==> flow/design.v <==
module fir #(
    parameter TAPS = 32,
    parameter DECIMATION = 8,
    parameter DATA_SIZE = 32,
    parameter [TAPS*DATA_SIZE-1:0] GLOBAL_COEFF = '0,
    parameter UNROLL = 16
) (
    input   logic clock,
    input   logic reset,
    input   logic [DATA_SIZE-1:0] x_in,   
    output   logic x_rd_en,
    input  logic x_empty,
    output  logic y_wr_en,
    input   logic y_out_full,
    output  logic [DATA_SIZE-1:0] y_out 
);
typedef enum logic[2:0] {
    INIT, 
    COMPUTE, 
    WRITE
} state_t;
state_t state, next_state;
logic [0:TAPS-1] [DATA_SIZE-1:0] shift_reg;
logic [0:TAPS-1][DATA_SIZE-1:0] shift_reg_c;
logic [$clog2(DECIMATION)-1:0] decimation_counter, decimation_counter_c;
logic [$clog2(TAPS)-1:0] taps_counter, taps_counter_c;
logic [0:UNROLL-1][DATA_SIZE-1:0] tap_value, tap_value_c;
logic signed [0:UNROLL-1][DATA_SIZE-1:0] product, product_c;
logic [0:UNROLL-1][DATA_SIZE-1:0] y_sum, y_sum_c; 
logic last_cycle, last_cycle_c;
logic [$clog2(TAPS)-1:0] coefficient_counter, coefficient_counter_c;
logic [DATA_SIZE-1:0] total_sum;
logic [0:TAPS-1][DATA_SIZE-1:0] coeff;
assign coeff = GLOBAL_COEFF;
function logic signed [DATA_SIZE-1:0] DEQUANTIZE(logic signed [DATA_SIZE-1:0] val);
    if (val < 0) begin
        DEQUANTIZE = DATA_SIZE'(-(-val >>> 10));
    end else begin
        DEQUANTIZE = DATA_SIZE'(val >>> 10);
    end
endfunction
always_ff @(posedge clock or posedge reset) begin
    if (reset == 1'b1) begin
        state <= INIT;       
        product <= '0;
        last_cycle <= '0;
        coefficient_counter <= '0;
        taps_counter <= '0;        
        decimation_counter <= '0;       
        y_sum <= '0;
        tap_value <= '0;
        shift_reg <= '0;
    end else begin
        taps_counter <= taps_counter_c;
        coefficient_counter <= coefficient_counter_c;
        shift_reg <= shift_reg_c;
        state <= next_state;  
        y_sum <= y_sum_c;
        tap_value <= tap_value_c;
        product <= product_c;
        last_cycle <= last_cycle_c;        
        decimation_counter <= decimation_counter_c;
    end
end
always_comb begin
    next_state = state;
    x_rd_en = 1'b0;
    y_wr_en = 1'b0;
    decimation_counter_c = decimation_counter;
    shift_reg_c = shift_reg;
    taps_counter_c = taps_counter;
    y_sum_c = y_sum;
    tap_value_c = tap_value;
    product_c = product;
    last_cycle_c = last_cycle;
    coefficient_counter_c = coefficient_counter;
    total_sum = '0;
    y_out = '0;
    case(state)
        INIT: begin
            if (x_empty == 1'b0) begin
                x_rd_en = 1'b1;
                shift_reg_c[1:TAPS-1] = shift_reg[0:TAPS-2];
                shift_reg_c[0] = x_in;
                decimation_counter_c = decimation_counter + 1'b1;
                if (decimation_counter == DECIMATION - 1) begin
                    next_state = COMPUTE;
                    for (int i = 0; i < UNROLL; i++) begin
                        tap_value_c[i] = shift_reg_c[i];
                    end  
                    taps_counter_c = taps_counter + UNROLL;
                end else begin
                    next_state = INIT;
                end
            end
        end
        COMPUTE: begin
            if (last_cycle == 1'b0) begin
                for (int i = 0; i < UNROLL; i++) begin 
                    product_c[i] = $signed(tap_value[i]) * $signed(coeff[TAPS-coefficient_counter-i-1]);
                end
                if (taps_counter != UNROLL) begin
                    for (int i = 0; i < UNROLL; i++) begin
                        y_sum_c[i] = $signed(y_sum[i]) + DEQUANTIZE(product[i]);
                    end
                end
                taps_counter_c = taps_counter + UNROLL;
                coefficient_counter_c = coefficient_counter + UNROLL;
                for (int i = 0; i < UNROLL; i++)
                    tap_value_c[i] = shift_reg[taps_counter+i];
                if (taps_counter == 0) begin
                    last_cycle_c = 1'b1;
                end
            end else begin
                for (int i = 0; i < UNROLL; i++) begin
                    y_sum_c[i] = $signed(y_sum[i]) + DEQUANTIZE(product[i]);
                end  
                last_cycle_c = 1'b0;
                next_state = WRITE;
            end            
        end
        WRITE: begin
            if (y_out_full == 1'b0) begin
                y_wr_en = 1'b1;
                total_sum = '0;
                for (int i = 0; i < UNROLL; i++) begin
                    total_sum = $signed(total_sum) + $signed(y_sum[i]);
                end
                y_out = total_sum;
                taps_counter_c = '0;
                coefficient_counter_c = '0;
                decimation_counter_c = '0;
                y_sum_c = '0;
                next_state = INIT;
            end
        end
        default: begin
            next_state = INIT;
            x_rd_en = 1'bx;
            y_wr_en = 1'bx;
            y_out = 'x;
            decimation_counter_c = 'x;
            taps_counter_c = 'x;
            y_sum_c = 'x;
            shift_reg_c = 'x;
            product_c = 'x;
            last_cycle_c = 'x;
            coefficient_counter_c = 'x;
            tap_value_c = 'x;
        end
    endcase
end
endmodule
module fm_lpr_fir (
    input  logic        clock,
    input  logic        reset,
    input  logic [31:0] x_in,
    output logic        x_rd_en,
    input  logic        x_empty,
    output logic [31:0] y_out,
    input  logic        y_out_full,
    output logic        y_wr_en
);
localparam AUDIO_LPR_COEFF_TAPS = 32;
localparam [AUDIO_LPR_COEFF_TAPS*32-1:0] AUDIO_LPR_COEFFS = {
    32'hfffffffd, 32'hfffffffa, 32'hfffffff4, 32'hffffffed, 32'hffffffe5, 32'hffffffdf, 32'hffffffe2, 32'hfffffff3,
    32'h00000015, 32'h0000004e, 32'h0000009b, 32'h000000f9, 32'h0000015d, 32'h000001be, 32'h0000020e, 32'h00000243,
    32'h00000243, 32'h0000020e, 32'h000001be, 32'h0000015d, 32'h000000f9, 32'h0000009b, 32'h0000004e, 32'h00000015,
    32'hfffffff3, 32'hffffffe2, 32'hffffffdf, 32'hffffffe5, 32'hffffffed, 32'hfffffff4, 32'hfffffffa, 32'hfffffffd
};
fir #(
    .TAPS(AUDIO_LPR_COEFF_TAPS),
    .DECIMATION(8),
    .DATA_SIZE(32),
    .GLOBAL_COEFF(AUDIO_LPR_COEFFS),
    .UNROLL(4)
) fir_lpr_inst (
    .clock(clock),
    .reset(reset),
    .x_in(x_in),
    .x_rd_en(x_rd_en),
    .x_empty(x_empty),
    .y_out(y_out),
    .y_out_full(y_out_full),
    .y_wr_en(y_wr_en)
);
endmodule
* From RTL to reports: fm_lpr_fir *
Tool output for the design above before and after an edit, in the order of the flow.
"unedited" refers to lines of the RTL above, "edited" to lines of the edited file.
"difference" is "edited" less "unedited", of the values as shown; "relative change" is that difference over "unedited", in percent.
Library cell names are shortened.
A cell with n/a has no value.

set-up
  top module = fm_lpr_fir
  clock = clock
  library = sky130hd
  timing corner = tt_025C_1v80

* Diff *
The edit as a unified diff against the file above.
A script made this edit. It changes what the design does and was not meant as an optimisation.

begin of diff
@@ -171,5 +171,5 @@
 fir #(
     .TAPS(AUDIO_LPR_COEFF_TAPS),
-    .DECIMATION(8),
+    .DECIMATION(4),
     .DATA_SIZE(32),
     .GLOBAL_COEFF(AUDIO_LPR_COEFFS),
end of diff

* Word-level counts *
Counts by Yosys on the flattened word-level netlist (proc, flatten, opt, wreduce; memories kept). Register bits leave out memories and registers merged into their read ports (data or address). Print and check cells are left out. Cells with the same type and inputs are merged into one.

word-level totals
  element                     unedited  edited  difference  relative change (%)
  bits in registers           1425      1424    -1          -0.07
  bits of input ports         36        36      0           0.00
  output and inout port bits  34        34      0           0.00
  word-level cells            168       169     +1          +0.60

operators by class
  element                           unedited  edited  difference  relative change (%)
  add/sub/neg operators             40        40      0           0.00
  multipliers                       4         4       0           0.00
  order comparisons                 4         4       0           0.00
  eq/ne operators                   10        10      0           0.00
  shift-type cells                  8         8       0           0.00
  mux-type cells                    75        76      +1          +1.33
  bitwise gates (word level)        5         5       0           0.00
  reductions and logical operators  13        13      0           0.00

operator list
  kind                                                    unedited  edited  difference  relative change (%)
  2-bit two-way mux                                       0         2       +2          n/a
  3-bit two-way mux                                       4         3       -1          -25.00
  3-bit by 1-bit adder with 3-bit output with constant B  1         0       -1          -100.00
  3-bit equality test with constant B                     1         0       -1          -100.00
  3-bit case mux with 2-bit select                        1         0       -1          -100.00
  2-bit by 1-bit adder with 2-bit output with constant B  0         1       +1          n/a
  2-bit equality test with constant B                     0         1       +1          n/a
  2-bit case mux with 2-bit select                        0         1       +1          n/a

Unchanged operator kinds not shown: 40.

* Logic depth *
Longest topological path by Yosys (ltp), each cell counted once; first at word level (registers and memories cut), then after technology mapping (sequential cells cut; the memories' decode and read muxes count).

logic depth
  element                        unedited  edited  difference  relative change (%)
  depth in word-level cells      10        10      0           0.00
  ABC_AREA                       0         0       n/a         n/a
  gate-level depth with buffers  41        41      0           0.00
  depth with buffers taken out   37        38      +1          +2.70

* Synthesis result *
The flow's flattened synthesis, as Yosys stat reports it; memories are mapped. The netlist is that of the ABC_AREA named above (0 if unset); the other value can give another one.

mapped netlist
  element                              unedited  edited    difference  relative change (%)
  cell count                           14106     14075     -31         -0.22
  synthesis area (sq um)               127343.4  127305.8  -37.6       -0.03
  sequential part of the area (sq um)  35560.4   35535.3   -25.1       -0.07
  mapped flip-flops                    1421      1420      -1          -0.07

cell types
  cell type  unedited  edited  difference  relative change (%)
  and2_1     550       436     -114        -20.73
  nand2_1    4443      4354    -89         -2.00
  and3_1     64        135     +71         +110.94
  a21oi_1    454       389     -65         -14.32
  inv_1      1834      1897    +63         +3.44
  nor2_1     265       322     +57         +21.51
  mux2i_1    46        96      +50         +108.70
  xor2_1     171       145     -26         -15.20
  o21ai_0    456       434     -22         -4.82
  nor2b_1    69        48      -21         -30.43
  nand2b_1   37        54      +17         +45.95
  a22o_1     12        26      +14         +116.67
  xnor2_1    343       356     +13         +3.79
  a31oi_1    29        42      +13         +44.83
  o31ai_1    26        37      +11         +42.31
  o21bai_1   32        42      +10         +31.25
  o21ai_1    6         16      +10         +166.67
  a21o_1     85        94      +9          +10.59

Unchanged cell types not shown: 12.
Not every row of either side is listed.
By module: a second synthesis without flattening, with its own total; a netlist apart from the flattened one above.

unflattened totals
  element                               unedited  edited    difference  relative change (%)
  cells (unflattened synthesis)         13993     14158     +165        +1.18
  area (unflattened synthesis) (sq um)  126422.5  127456.0  +1033.5     +0.82

Each row is one instance without its submodules.

by module, unedited
  module      instances  cells  area (sq um)
  fir         1          13993  126422.5
  fm_lpr_fir  1          0      0.0

by module, edited
  module      instances  cells  area (sq um)
  fir         1          14158  127456.0
  fm_lpr_fir  1          0      0.0

* Path before layout *
Source: OpenSTA report_checks on the synthesized netlist (no wires, ideal clock, input and output delay 20% of the period each), path of least setup slack; recovery checks are left aside. Register names are those of the netlist, which keeps one name where synthesis merged equal registers.

path after synthesis
  element                            unedited                                      edited                                        difference  relative change (%)
  path kind                          reg2reg                                       reg2reg                                       n/a         n/a
  start point                        register fir_lpr_inst.coefficient_counter[2]  register fir_lpr_inst.coefficient_counter[2]  n/a         n/a
  end point                          register (name not given)                     register (name not given)                     n/a         n/a
  clock period (ns)                  12.0                                          12.0                                          0.0         0.00
  launch time at the first pin (ns)  0.000                                         0.000                                         0.000       n/a
  data arrival time (ns)             10.062                                        9.714                                         -0.348      -3.46
  setup slack (ns)                   1.804                                         2.153                                         +0.349      n/a
  delay of the path (ns)             10.195                                        9.847                                         -0.348      -3.41
  stages on the path                 40                                            37                                            -3          -7.50
  synthesis period reached (ns)      10.196                                        9.847                                         -0.349      -3.42

"delay of the path" is the arrival time less input delay plus setup time.
"stages on the path": output pins that drive a net of the path, with the launching flip-flop's if there is one; two outputs of one cell count as two.
"synthesis period reached" is the clock period less the worst setup slack; recovery checks do not enter. This is arithmetic on one report: input and output delays are still those of the set period (20% each).
Between the ends stands the longest chain of elaborated cells between them, by number of cells; it is not shown to be the way that was timed. Of several equally long chains one is given.
A line is the first line of the expression or statement that the cell stems from. Yosys adds cells for indexed reads and writes and turns some case tables into memories.

on the way, after synthesis, unedited
  cell sequence = dfrtp_1 > clkbuf_1 > inv_1 > clkbuf_1 > ha_1 > inv_1 > ha_1 > clkbuf_1 > xor3_1 > clkbuf_1 > a221oi_1 > a21boi_0 > clkbuf_1 > clkbuf_1 > nand2_1 > fa_1 > inv_1 > fa_1 > (+4 left out) > inv_1 > fa_1 > fa_1 > inv_1 > fa_1 > inv_1 > ha_1 > clkbuf_1 > a21o_1 > a21o_1 > a21oi_1 > nand2_1 > o211ai_1 > a31oi_1 > a211o_1 > a21oi_1 > xnor2_1 > o21ai_0
  cells in the longest elaborated chain = 8

RTL lines, path after synthesis, unedited
  element                                               line  RTL
  start: declaration                                    31    logic [$clog2(TAPS)-1:0] coefficient_counter, coefficient_counter_c;
  start: assignment                                     47    coefficient_counter <= '0;
  start: assignment                                     55    coefficient_counter <= coefficient_counter_c;
  6-bit by 5-bit subtractor with 7-bit output           100
  27-bit by 2-bit subtractor with 27-bit output         100
  27-bit by 1-bit subtractor with 27-bit output         100
  5-bit by 27-bit subtractor with 27-bit output         100
  1024-bit by 32-bit indexed select with 32-bit output  100
  32-bit by 32-bit multiplier with 32-bit output        100
  32-bit two-way mux                                    98    if (last_cycle == 1'b0) begin
  128-bit two-way mux                                   79    case(state)
  end: assignment                                       45
  end: assignment                                       60
  end: declaration                                      28

on the way, after synthesis, edited
  cell sequence = dfrtp_1 > clkbuf_1 > inv_1 > clkbuf_1 > ha_1 > inv_1 > ha_1 > clkbuf_1 > xnor2_1 > a31oi_1 > clkbuf_1 > clkbuf_1 > nand2_1 > fa_1 > inv_1 > fa_1 > inv_1 > fa_1 > inv_1 > fa_1 > fa_1 > inv_1 > fa_1 > fa_1 > fa_1 > inv_1 > ha_1 > and3_1 > a221oi_1 > or3b_1 > a41oi_1 > o311ai_1 > a211oi_1 > o21ai_0 > a31oi_1 > xor2_1 > o21ai_0
  cells in the longest elaborated chain = 7

RTL lines, path after synthesis, edited
  element                                               line  RTL
  start: declaration                                    31    logic [$clog2(TAPS)-1:0] coefficient_counter, coefficient_counter_c;
  start: assignment                                     47    coefficient_counter <= '0;
  start: assignment                                     55    coefficient_counter <= coefficient_counter_c;
  6-bit by 5-bit subtractor with 7-bit output           100
  27-bit by 1-bit subtractor with 27-bit output         100
  5-bit by 27-bit subtractor with 27-bit output         100
  1024-bit by 32-bit indexed select with 32-bit output  100
  32-bit by 32-bit multiplier with 32-bit output        100
  32-bit two-way mux                                    98    if (last_cycle == 1'b0) begin
  128-bit two-way mux                                   79    case(state)
  end: assignment                                       45
  end: assignment                                       60
  end: declaration                                      28

* Worst path after layout *
Path of least setup slack in the final report of the runs of set A (OpenROAD, finished layout, wires in). Where an end is a register, its clock arrival counts in the times.

path post-layout
  element                            unedited                                      edited                                        difference  relative change (%)
  path kind                          reg2reg                                       reg2reg                                       n/a         n/a
  start point                        register fir_lpr_inst.coefficient_counter[2]  register fir_lpr_inst.coefficient_counter[2]  n/a         n/a
  end point                          register (name not given)                     register (name not given)                     n/a         n/a
  clock period (ns)                  12.0                                          12.0                                          0.0         0.00
  launch time at the first pin (ns)  0.83                                          0.81                                          -0.02       -2.41
  data arrival time (ns)             11.67                                         11.48                                         -0.19       -1.63
  setup slack (ns)                   1.09                                          1.19                                          +0.10       n/a
  stages on the path                 34                                            33                                            -1          -2.94

Between the ends stands the longest chain of elaborated cells between them, by number of cells; it is not shown to be the way that was timed. Of several equally long chains one is given.

on the way, post-layout, unedited
  cell sequence = dfrtp_1 > inv_1 > ha_1 > inv_1 > ha_1 > inv_1 > xnor2_1 > o21ai_0 > a211oi_2 > and2_1 > fa_1 > fa_1 > fa_1 > inv_1 > fa_1 > inv_1 > fa_1 > inv_1 > fa_1 > inv_1 > fa_1 > fa_1 > ha_1 > nand2_1 > nor2_1 > nand2_1 > o311ai_0 > nand2_1 > o211ai_1 > a21oi_1 > o21bai_1 > a21oi_1 > or4b_2 > nand3_1
  cells in the longest elaborated chain = 8

RTL lines, path post-layout, unedited
  element                                               line  RTL
  start: declaration                                    31    logic [$clog2(TAPS)-1:0] coefficient_counter, coefficient_counter_c;
  start: assignment                                     47    coefficient_counter <= '0;
  start: assignment                                     55    coefficient_counter <= coefficient_counter_c;
  6-bit by 5-bit subtractor with 7-bit output           100
  27-bit by 1-bit subtractor with 27-bit output x2      100
  5-bit by 27-bit subtractor with 27-bit output         100
  1024-bit by 32-bit indexed select with 32-bit output  100
  32-bit by 32-bit multiplier with 32-bit output        100
  32-bit two-way mux                                    98    if (last_cycle == 1'b0) begin
  128-bit two-way mux                                   79    case(state)
  end: assignment                                       45
  end: assignment                                       60
  end: declaration                                      28

on the way, post-layout, edited
  cell sequence = dfrtp_2 > inv_1 > ha_1 > inv_1 > ha_1 > xnor3_1 > xnor2_1 > a31oi_4 > nand2_1 > fa_1 > inv_1 > fa_1 > inv_1 > fa_1 > inv_1 > fa_1 > fa_1 > inv_1 > fa_1 > fa_1 > fa_1 > inv_1 > ha_1 > and3_1 > a221oi_1 > or3b_1 > a41oi_1 > o311ai_1 > a211oi_1 > o21ai_0 > a31oi_1 > xor2_1 > o21ai_0
  cells in the longest elaborated chain = 7

RTL lines, path post-layout, edited
  element                                               line  RTL
  start: declaration                                    31    logic [$clog2(TAPS)-1:0] coefficient_counter, coefficient_counter_c;
  start: assignment                                     47    coefficient_counter <= '0;
  start: assignment                                     55    coefficient_counter <= coefficient_counter_c;
  6-bit by 5-bit subtractor with 7-bit output           100
  27-bit by 1-bit subtractor with 27-bit output         100
  5-bit by 27-bit subtractor with 27-bit output         100
  1024-bit by 32-bit indexed select with 32-bit output  100
  32-bit by 32-bit multiplier with 32-bit output        100
  32-bit two-way mux                                    98    if (last_cycle == 1'b0) begin
  128-bit two-way mux                                   79    case(state)
  end: assignment                                       45
  end: assignment                                       60
  end: declaration                                      28

* Flow runs *
Runs of the flow (Yosys, OpenROAD) on both versions; the two runs of a pair have the same settings. The constraints put input and output delay at 20% of the set period each and load the outputs with 0.01 pF.

flow settings, set A
  CORE_UTILIZATION = 40
  period_ns = 12.0
  CAP_MARGIN = 20
  CORE_MARGIN = 2
  SLEW_MARGIN = 20

results, set A
  element                                   unedited  edited    difference  relative change (%)
  chip area in the Yosys report (sq um)     127343.4  127305.8  -37.6       -0.03
  die footprint (sq um)                     322885.0  322794.0  -91.0       -0.03
  standard-cell area after routing (sq um)  137880.0  137946.0  +66.0       +0.05
  post-layout utilization (%)               43.5      43.5      0.0         n/a
  setup slack of the worst path (ns)        1.089     1.191     +0.102      n/a
  sum of negative setup slack (ns)          0.000     0.000     0.000       n/a
  worst hold slack (ns)                     0.448     0.459     +0.011      n/a
  clock period reached (ns)                 10.911    10.809    -0.102      -0.93

flow settings, set B
  ABC_AREA = 1
  CAP_MARGIN = 0
  CELL_PAD_IN_SITES_DETAIL_PLACEMENT = 0
  CORE_UTILIZATION = 47
  CTS_CLUSTER_DIAMETER = 196
  CTS_CLUSTER_SIZE = 64
  PLACE_DENSITY_LB_ADDON = 0.23
  SETUP_SLACK_MARGIN = 2.19
  SLEW_MARGIN = 10
  period_ns = 8.72
  CORE_MARGIN = 2

results, set B
  element                                   unedited  edited    difference  relative change (%)
  chip area in the Yosys report (sq um)     128508.2  128260.5  -247.7      -0.19
  die footprint (sq um)                     277618.0  277092.0  -526.0      -0.19
  standard-cell area after routing (sq um)  139047.0  140159.0  +1112.0     +0.80
  post-layout utilization (%)               51.2      51.7      +0.5        n/a
  setup slack of the worst path (ns)        0.433     0.399     -0.034      n/a
  sum of negative setup slack (ns)          0.000     0.000     0.000       n/a
  worst hold slack (ns)                     0.495     0.512     +0.017      n/a
  clock period reached (ns)                 8.287     8.321     +0.034      +0.41

"clock period reached" = clock period - worst setup slack. The figure is calculated, with input and output delays left at 20% of the set period.
